==> flow/design.v <==
`timescale 1us / 1ps
module ARTAU(
    input radar_echo,
    input scan_for_target,
    input [31:0] jet_speed,
    input [31:0] max_safe_distance,
    input RST,
    input CLK,
    output reg radar_pulse_trigger,
    output reg [31:0] distance_to_target,
    output reg threat_detected,
    output reg [1:0] ARTAU_state
);
reg [31:0] distance1;   
reg [31:0] distance2;   
reg [11:0] elapsed_time;   
reg have_prev;          
parameter c0 = 300000000;   
parameter radar_pulse_duration = 300;   
parameter max_listen_time = 2000;   
parameter assess_timeout = 3000;   
wire [40:0] echo_product = c0 * elapsed_time;
wire [40:0] echo_distance = echo_product / 2000;
wire [11:0] elapsed_ms = elapsed_time / 1000;
wire [44:0] predicted_distance = distance2 + jet_speed * elapsed_ms;
always @(posedge CLK or posedge RST) begin
    if (RST) begin
        ARTAU_state <= 2'b00;   
        radar_pulse_trigger <= 0;
        distance_to_target <= 0;
        threat_detected <= 0;
        distance1 <= 0;
        elapsed_time <= 0;
        have_prev <= 0;
    end else begin
        case (ARTAU_state)
            2'b00:   
                if (scan_for_target) begin
                    radar_pulse_trigger <= 1;
                    ARTAU_state <= 2'b01;   
                end
            2'b01:   
                if (elapsed_time < radar_pulse_duration) begin
                    radar_pulse_trigger <= 1;
                    elapsed_time <= elapsed_time + 100;   
                end else begin
                    radar_pulse_trigger <= 0;
                    elapsed_time <= 0;
                    ARTAU_state <= 2'b10;   
                end
            2'b10:   
                if (elapsed_time < max_listen_time) begin
                    if (radar_echo) begin
                        distance1 <= distance2;
                        distance2 <= echo_distance[31:0];
                        elapsed_time <= 0;
                        if (have_prev) begin
                            ARTAU_state <= 2'b11;   
                        end else begin
                            have_prev <= 1;
                            radar_pulse_trigger <= 1;
                            ARTAU_state <= 2'b01;   
                        end
                    end else begin
                        elapsed_time <= elapsed_time + 100;
                    end
                end else begin
                    ARTAU_state <= 2'b00;
                    radar_pulse_trigger <= 0;
                    distance_to_target <= 0;
                    threat_detected <= 0;
                    elapsed_time <= 0;
                    have_prev <= 0;
                end
            2'b11:   
                if (elapsed_time < assess_timeout) begin
                    distance_to_target <= distance2;
                    threat_detected <= (predicted_distance < distance1) && distance2 < max_safe_distance;
                    if (scan_for_target) begin
                        radar_pulse_trigger <= 1;
                        elapsed_time <= 0;
                        ARTAU_state <= 2'b01;   
                    end else begin
                        elapsed_time <= elapsed_time + 100;
                    end
                end else begin
                    ARTAU_state <= 2'b00;
                    radar_pulse_trigger <= 0;
                    distance_to_target <= 0;
                    threat_detected <= 0;
                    elapsed_time <= 0;
                    have_prev <= 0;
                end
        endcase
    end
end
endmodule
module ECSU(
    input CLK,
    input RST,
    input thunderstorm,
    input [5:0] wind,
    input [1:0] visibility,
    input signed [7:0] temperature,
    output reg severe_weather,
    output reg emergency_landing_alert,
    output reg [1:0] ECSU_state
);
    parameter ALL_CLEAR = 2'b00;
    parameter CAUTION = 2'b01;
    parameter HIGH_ALERT = 2'b10;
    parameter EMERGENCY = 2'b11;
    reg [1:0] current_state, next_state;
    always @(posedge CLK or posedge RST) begin
        if (RST) begin
            current_state <= ALL_CLEAR;
        end else begin
            current_state <= next_state;
        end
    end
    always @(*) begin
        severe_weather = (current_state == HIGH_ALERT) || (current_state == EMERGENCY);
        emergency_landing_alert = (current_state == EMERGENCY);
        ECSU_state = current_state;
    end
    always @(*) begin
        next_state = current_state;
        case (current_state)
            ALL_CLEAR: begin
                if (wind >= 11 && wind <= 15)  
                    next_state = CAUTION;
                else if (visibility == 2'b01)  
                    next_state = CAUTION;
                else if (thunderstorm || wind > 15 || temperature > 35 || temperature < -35 || visibility == 2'b11) begin
                    next_state = HIGH_ALERT;
                end
            end
            CAUTION: begin
                if (wind <= 10 && visibility == 2'b00)  
                    next_state = ALL_CLEAR;
                else if (thunderstorm || wind > 15 || temperature > 35 || temperature < -35 || visibility == 2'b11) begin
                    next_state = HIGH_ALERT;
                end
            end
            HIGH_ALERT: begin
                if (temperature < -40 || temperature > 40 || wind > 20) begin
                    next_state = EMERGENCY;
                end else if (!thunderstorm && wind <= 10 && temperature >= -35 && temperature <= 35 && visibility != 2'b11) begin
                    next_state = CAUTION;
                end
            end
            EMERGENCY: begin
            end
        endcase
    end
endmodule
`timescale 1us / 1ps
module ICMS(
    input CLK,
    input RST,
    input radar_echo,
    input scan_for_target,
    input [31:0] jet_speed,
    input [31:0] max_safe_distance,
    input [5:0] wind,
    input thunderstorm,
    input [1:0] visibility,
    input signed [7:0] temperature,
    output radar_pulse_trigger,
    output [31:0] distance_to_target,
    output safe_to_engage,
    output threat_detected,
    output emergency_landing_alert,
    output [1:0] ECSU_state,  
    output [1:0] ARTAU_state
);
   wire severe_weather;
   ARTAU artau_inst (
       .radar_echo(radar_echo),
       .scan_for_target(scan_for_target),
       .jet_speed(jet_speed),
       .max_safe_distance(max_safe_distance),
       .RST(RST),
       .CLK(CLK),
       .radar_pulse_trigger(radar_pulse_trigger),
       .distance_to_target(distance_to_target),
       .threat_detected(threat_detected),
       .ARTAU_state(ARTAU_state)
   );
   ECSU ecsu_inst (
       .CLK(CLK),
       .RST(RST),
       .thunderstorm(thunderstorm),
       .wind(wind),
       .visibility(visibility),
       .temperature(temperature),
       .severe_weather(severe_weather),
       .emergency_landing_alert(emergency_landing_alert),
       .ECSU_state(ECSU_state)
   );
   assign safe_to_engage = (threat_detected) && (!severe_weather);
endmodule
# From RTL to reports: ICMS
# Each step is given for the RTL above and for the edited RTL.
# "before" refers to lines of the RTL above, "after" to lines of the edited file.
# "delta" is "after" less "before", of the values as shown; "rel_change_pct" is that difference over "before", in percent.
# Operators carry their Yosys type and port widths (W data, S select, Z words).
# Cell names lack the library's common part.
# The mark - stands for no value.
# setup
top	ICMS
clock	CLK
cell_library	sky130hd
lib_corner	tt_025C_1v80

# Edit of the RTL
# The edit as a unified diff against the file above.
# The edited RTL no longer does the same as the RTL above: the edit was made by script, with no optimisation intended.
# begin of diff
@@ -23,5 +23,5 @@
 wire [40:0] echo_distance = echo_product / 2000;
 wire [11:0] elapsed_ms = elapsed_time / 1000;
-wire [44:0] predicted_distance = distance2 + jet_speed * elapsed_ms;
+wire [44:0] predicted_distance = distance2 + (jet_speed + elapsed_ms);
 always @(posedge CLK or posedge RST) begin
     if (RST) begin
# end of diff

# After elaboration
# Yosys after proc, flatten, opt, wreduce and memory -nomap, before mapping. Memory bits, and registers merged into a memory's read port (data or address), are not among the register bits. Print and check cells are not counted. Equal cells are merged and count once.
# bits
item	before	after	delta	rel_change_pct
register_bits	115	115	0	0.00
in_bits	85	85	0	0.00
output_inout_bits	40	40	0	0.00
elab_cells	115	115	0	0.00
# classes
item	before	after	delta	rel_change_pct
add_sub_neg	2	3	1	50.00
multipliers	2	1	-1	-50.00
div_mod_pow	2	2	0	0.00
cmp	16	16	0	0.00
eq_ne	15	15	0	0.00
muxes	37	37	0	0.00
logic	2	2	0	0.00
reduce_logical	30	30	0	0.00
# ops
op	before	after	delta	rel_change_pct
$mul A32 B12 Y44	1	0	-1	-100.00
$add A32 B12 Y33	0	1	1	-
# Operator kinds equal on both sides are left out: 44.

# Longest topological paths
# Yosys ltp: most cells in a row. Word level: on the elaborated netlist, between registers, memories and ports. Mapped: between sequential cells and ports; inverters and the memories' decode and read muxes count.
# depth
item	before	after	delta	rel_change_pct
word_depth	9	9	0	0.00
abc_area	0	0	-	-
ltp_mapped	119	120	1	0.84
depth_no_buf	103	106	3	2.91

# Synthesis result
# The flow's flattened synthesis, as Yosys stat reports it; memories are mapped. The netlist is that of the ABC_AREA named above (0 if unset); the other value can give another one.
# synth_totals
item	before	after	delta	rel_change_pct
mapped_cells	3088	2870	-218	-7.06
synth_area_um2	24708.7	22604.2	-2104.5	-8.52
seqArea_um2	2907.8	2907.8	0.0	0.00
ff_cells	110	110	0	0.00
n_buf	106	88	-18	-16.98
# by_type
cell	before	after	delta	rel_change_pct
ha_1	313	220	-93	-29.71
nand2_1	303	214	-89	-29.37
inv_1	272	209	-63	-23.16
nand3_1	60	95	35	58.33
fa_1	77	46	-31	-40.26
a21oi_1	227	198	-29	-12.78
o21bai_1	58	33	-25	-43.10
nor2_1	166	189	23	13.86
nand4_1	36	51	15	41.67
xnor2_1	110	124	14	12.73
buf_2	29	16	-13	-44.83
nor3_1	70	80	10	14.29
o211ai_1	50	41	-9	-18.00
a31oi_1	34	43	9	26.47
a21o_1	31	40	9	29.03
a311o_1	10	1	-9	-90.00
o21ai_0	115	123	8	6.96
o21ai_1	34	27	-7	-20.59
# Cell types equal on both sides are left out: 20.
# The list need not be complete.
# By module: a second synthesis without flattening, with its own total; a netlist apart from the flattened one above.
# unflattened
item	before	after	delta	rel_change_pct
hier_cells	3135	2801	-334	-10.65
area_unflattened_um2	25238.0	22440.3	-2797.7	-11.09
# Rows give one instance, submodules left out.
# modules_before
mod	n_inst	n_cells	area_um2	seq_area_um2
ARTAU	1	3080	24810.0	2857.7
ECSU	1	54	414.1	50.0
ICMS	1	1	13.8	0.0
# modules_after
mod	n_inst	n_cells	area_um2	seq_area_um2
ARTAU	1	2746	22012.4	2857.7
ECSU	1	54	414.1	50.0
ICMS	1	1	13.8	0.0

# Timing after synthesis
# OpenSTA on the mapped netlist: ideal clock, no wires. The path of least setup slack (recovery checks aside). Input and output delay are each 20% of the period. Register names are those of the netlist, which keeps one name where synthesis merged equal registers.
# synth_path
item	before	after	delta	rel_change_pct
kind	flip-flop to flip-flop	flip-flop to flip-flop	-	-
start	register artau_inst.elapsed_time[3]	register artau_inst.elapsed_time[10]	-	-
end	register artau_inst.distance2[0]	register artau_inst.distance2[1]	-	-
period_ns	30.0	30.0	0.0	0.00
setup_time_ns	0.270	0.272	0.002	-
launch_ns	0.000	0.000	0.000	-
arrival_time_ns	26.620	26.714	0.094	0.35
t_required_ns	29.730	29.728	-0.002	-0.01
slack_ns	3.110	3.014	-0.096	-
delay_ns	26.890	26.986	0.096	0.36
driving_pins	105	108	3	2.86
path_buffers	9	9	0	0.00
synth_period_reached_ns	26.89	26.986	0.096	0.36
# "delay_ns" = arrival - input delay + setup time.
# "driving_pins": output pins that drive a net of the path, with the launching flip-flop's if there is one; two outputs of one cell count as two.
# "synth_period_reached_ns" is the clock period less the worst setup slack; recovery checks do not enter. This is arithmetic on one report: input and output delays are still those of the set period (20% each).
# Between the ends stands the longest chain of elaborated cells between them, by number of cells; it is not shown to be the way that was timed. Of several equally long chains one is given.
# A line is the first line of the expression or statement that the cell stems from. Yosys adds cells for indexed reads and writes and turns some case tables into memories.
# At most two assigning lines are given for a register; there are more.
# before: Ways into the end's enable are left out, as the timed path ends at the data pin.
# synth_via_before
cell_sequence	dfrtp_1 > fa_1 > ha_1 > fa_1 > inv_1 > fa_1 > fa_1 > inv_1 > ha_1 > a21oi_1 > o21ai_0 > or4_1 > mux2_2 > and2_1 > buf_2 > or4_4 > o211ai_2 > mux2i_1 > [69 not listed] > nand2_1 > nor4_1 > o311ai_4 > and2_1 > clkbuf_1 > xnor2_1 > ha_1 > inv_1 > nor4_4 > a31oi_2 > inv_1 > ha_1 > nor3b_1 > nor4bb_1 > a21oi_1 > o221a_2 > o22ai_1 > nand4_1
elab_chain_len	2
cone_cells	2
lines_between	2
classes_between	1 x mul; 1 x div
# synth_lines_before
item	line_no	text
start, declared	16	reg [11:0] elapsed_time;
start, assigned	45	elapsed_time <= elapsed_time + 100;
start, assigned	65	elapsed_time <= elapsed_time + 100;
$mul A21 B12 Y33	22
$div A41 B11 Y41	23
end, assigned	55	distance2 <= echo_distance[31:0];
end, declared	15	reg [31:0] distance2;
# Nets of the timed path that keep an RTL name, with a line that drives or declares them; the list need not be complete.
# synth_named_nets_before
net	line_no
artau_inst.echo_distance[28]	23
artau_inst.echo_distance[5]	23
artau_inst.echo_distance[3]	23
# after: Ways into the end's enable are left out, as the timed path ends at the data pin.
# synth_via_after
cell_sequence	dfrtp_1 > inv_1 > ha_1 > xor2_1 > fa_1 > inv_1 > fa_1 > fa_1 > inv_1 > ha_1 > buf_2 > and4_4 > and3_1 > a221o_1 > o311ai_2 > nand4_1 > or4_1 > buf_2 > [72 not listed] > ha_1 > inv_1 > a21oi_1 > o211ai_2 > nand2_1 > inv_1 > xnor2_1 > ha_1 > and2_1 > a311oi_2 > inv_1 > ha_1 > inv_1 > o2111ai_1 > nor4_1 > a21oi_1 > or2_1 > or4b_1
elab_chain_len	2
cone_cells	2
lines_between	2
classes_between	1 x mul; 1 x div
# synth_lines_after
item	line_no	text
start, declared	16	reg [11:0] elapsed_time;
start, assigned	45	elapsed_time <= elapsed_time + 100;
start, assigned	65	elapsed_time <= elapsed_time + 100;
$mul A21 B12 Y33	22
$div A41 B11 Y41	23
end, assigned	55	distance2 <= echo_distance[31:0];
end, declared	15	reg [31:0] distance2;
# synth_named_nets_after
net	line_no
artau_inst.echo_distance[10]	23
artau_inst.echo_distance[6]	23
artau_inst.echo_distance[5]	23
artau_inst.echo_distance[4]	23
artau_inst.echo_distance[3]	23

# Timing after layout
# From the final timing report of the runs of set A: the path of least setup slack in the routed layout; clock arrival at registers is part of the times.
# layout_path
item	before	after	delta	rel_change_pct
kind	flip-flop to flip-flop	flip-flop to flip-flop	-	-
start	register artau_inst.elapsed_time[11]	register artau_inst.elapsed_time[10]	-	-
end	register artau_inst.distance2[1]	register artau_inst.distance2[1]	-	-
period_ns	30.0	30.0	0.0	0.00
setup_time_ns	0.26	0.26	0.00	-
launch_ns	0.41	0.40	-0.01	-2.44
arrival_time_ns	28.58	28.72	0.14	0.49
t_required_ns	30.14	30.15	0.01	0.03
slack_ns	1.56	1.43	-0.13	-
driving_pins	105	96	-9	-8.57
path_buffers	3	5	2	66.67
# Between the ends stands the longest chain of elaborated cells between them, by number of cells; it is not shown to be the way that was timed. Of several equally long chains one is given.
# At most two assigning lines are given for a register; there are more.
# before: Ways into the end's enable are left out, as the timed path ends at the data pin.
# layout_via_before
cell_sequence	dfrtp_4 > inv_1 > ha_1 > xor2_1 > ha_1 > a21oi_1 > fa_1 > inv_1 > fa_1 > ha_1 > ha_1 > a21oi_2 > nor4_1 > or4_1 > mux2_2 > and2_1 > or4_4 > o211ai_2 > [69 not listed] > ha_1 > nand2_1 > nor4_1 > o311ai_4 > and2_1 > xnor2_2 > ha_1 > inv_1 > nor4_4 > a31oi_2 > inv_1 > ha_1 > nor3b_2 > nand4bb_1 > mux2_1 > o221a_2 > o22ai_1 > nand3_1
elab_chain_len	2
cone_cells	2
lines_between	2
classes_between	1 x mul; 1 x div
# layout_lines_before
item	line_no	text
start, declared	16	reg [11:0] elapsed_time;
start, assigned	45	elapsed_time <= elapsed_time + 100;
start, assigned	65	elapsed_time <= elapsed_time + 100;
$mul A21 B12 Y33	22
$div A41 B11 Y41	23
end, assigned	55	distance2 <= echo_distance[31:0];
end, declared	15	reg [31:0] distance2;
# Nets of the timed path that keep an RTL name, with a line that drives or declares them; the list need not be complete.
# layout_named_nets_before
net	line_no
artau_inst.echo_distance[18]	23
artau_inst.echo_distance[17]	23
artau_inst.echo_distance[16]	23
artau_inst.echo_distance[10]	23
artau_inst.echo_distance[5]	23
# after: Ways into the end's enable are left out, as the timed path ends at the data pin.
# layout_via_after
cell_sequence	dfrtp_2 > clkinvlp_4 > ha_1 > xor2_2 > fa_1 > inv_1 > fa_1 > fa_1 > inv_1 > ha_2 > and4_4 > o2111a_1 > a22oi_2 > o2111a_1 > a211o_2 > or4_4 > a211o_1 > a32o_1 > [60 not listed] > a21oi_1 > ha_2 > nand4bb_1 > or4_4 > mux2i_2 > a2111oi_4 > buf_4 > nor3_1 > a221oi_2 > nand4_1 > a211oi_1 > nand3b_1 > xnor2_1 > a2111oi_4 > and2_1 > a31oi_1 > or2_1 > or4b_1
elab_chain_len	2
cone_cells	2
lines_between	2
classes_between	1 x mul; 1 x div
# layout_lines_after
item	line_no	text
start, declared	16	reg [11:0] elapsed_time;
start, assigned	45	elapsed_time <= elapsed_time + 100;
start, assigned	65	elapsed_time <= elapsed_time + 100;
$mul A21 B12 Y33	22
$div A41 B11 Y41	23
end, assigned	55	distance2 <= echo_distance[31:0];
end, declared	15	reg [31:0] distance2;
# layout_named_nets_after
net	line_no
artau_inst.echo_distance[6]	23

# Layout results
# Both versions went through the flow (Yosys, OpenROAD) with the same settings in each pair. Constraints: input delay and output delay 20% of the set period each, output load 0.01 pF.
# flow_settings_set_A
CORE_UTILIZATION	40
period_ns	30.0
CAP_MARGIN	20
CORE_MARGIN	2
SLEW_MARGIN	20
# measured_set_A
item	before	after	delta	rel_change_pct
ys_area_um2	24708.7	22604.2	-2104.5	-8.52
total_die_area_um2	63776.5	58428.6	-5347.9	-8.39
layout_stdcell_area_um2	28089.4	26087.5	-2001.9	-7.13
final_util_pct	45.8	46.4	0.6	-
ws_setup_ns	1.563	1.429	-0.134	-
setupTns_ns	0.000	0.000	0.000	-
hold_ws_ns	0.490	0.499	0.009	-
timing.achieved_period_ns	28.437	28.571	0.134	0.47
# flow_settings_set_B
ABC_AREA	0
CAP_MARGIN	30
CORE_MARGIN	2
CORE_UTILIZATION	45
GPL_ROUTABILITY_DRIVEN	1
GPL_TIMING_DRIVEN	1
HOLD_SLACK_MARGIN	-0.02
MAX_ROUTING_LAYER	met4
SLEW_MARGIN	30
period_ns	24.0
# measured_set_B
item	before	after	delta	rel_change_pct
ys_area_um2	24708.7	22604.2	-2104.5	-8.52
total_die_area_um2	56798.8	52041.0	-4757.8	-8.38
layout_stdcell_area_um2	35826.9	35074.9	-752.0	-2.10
final_util_pct	66.3	70.3	4.0	-
ws_setup_ns	-1.623	-1.578	0.045	-
setupTns_ns	-5.098	-4.194	0.904	-
hold_ws_ns	0.501	0.493	-0.008	-
timing.achieved_period_ns	25.623	25.578	-0.045	-0.18
# "timing.achieved_period_ns" means the clock period less the worst setup slack. The figure is calculated, with input and output delays left at 20% of the set period.
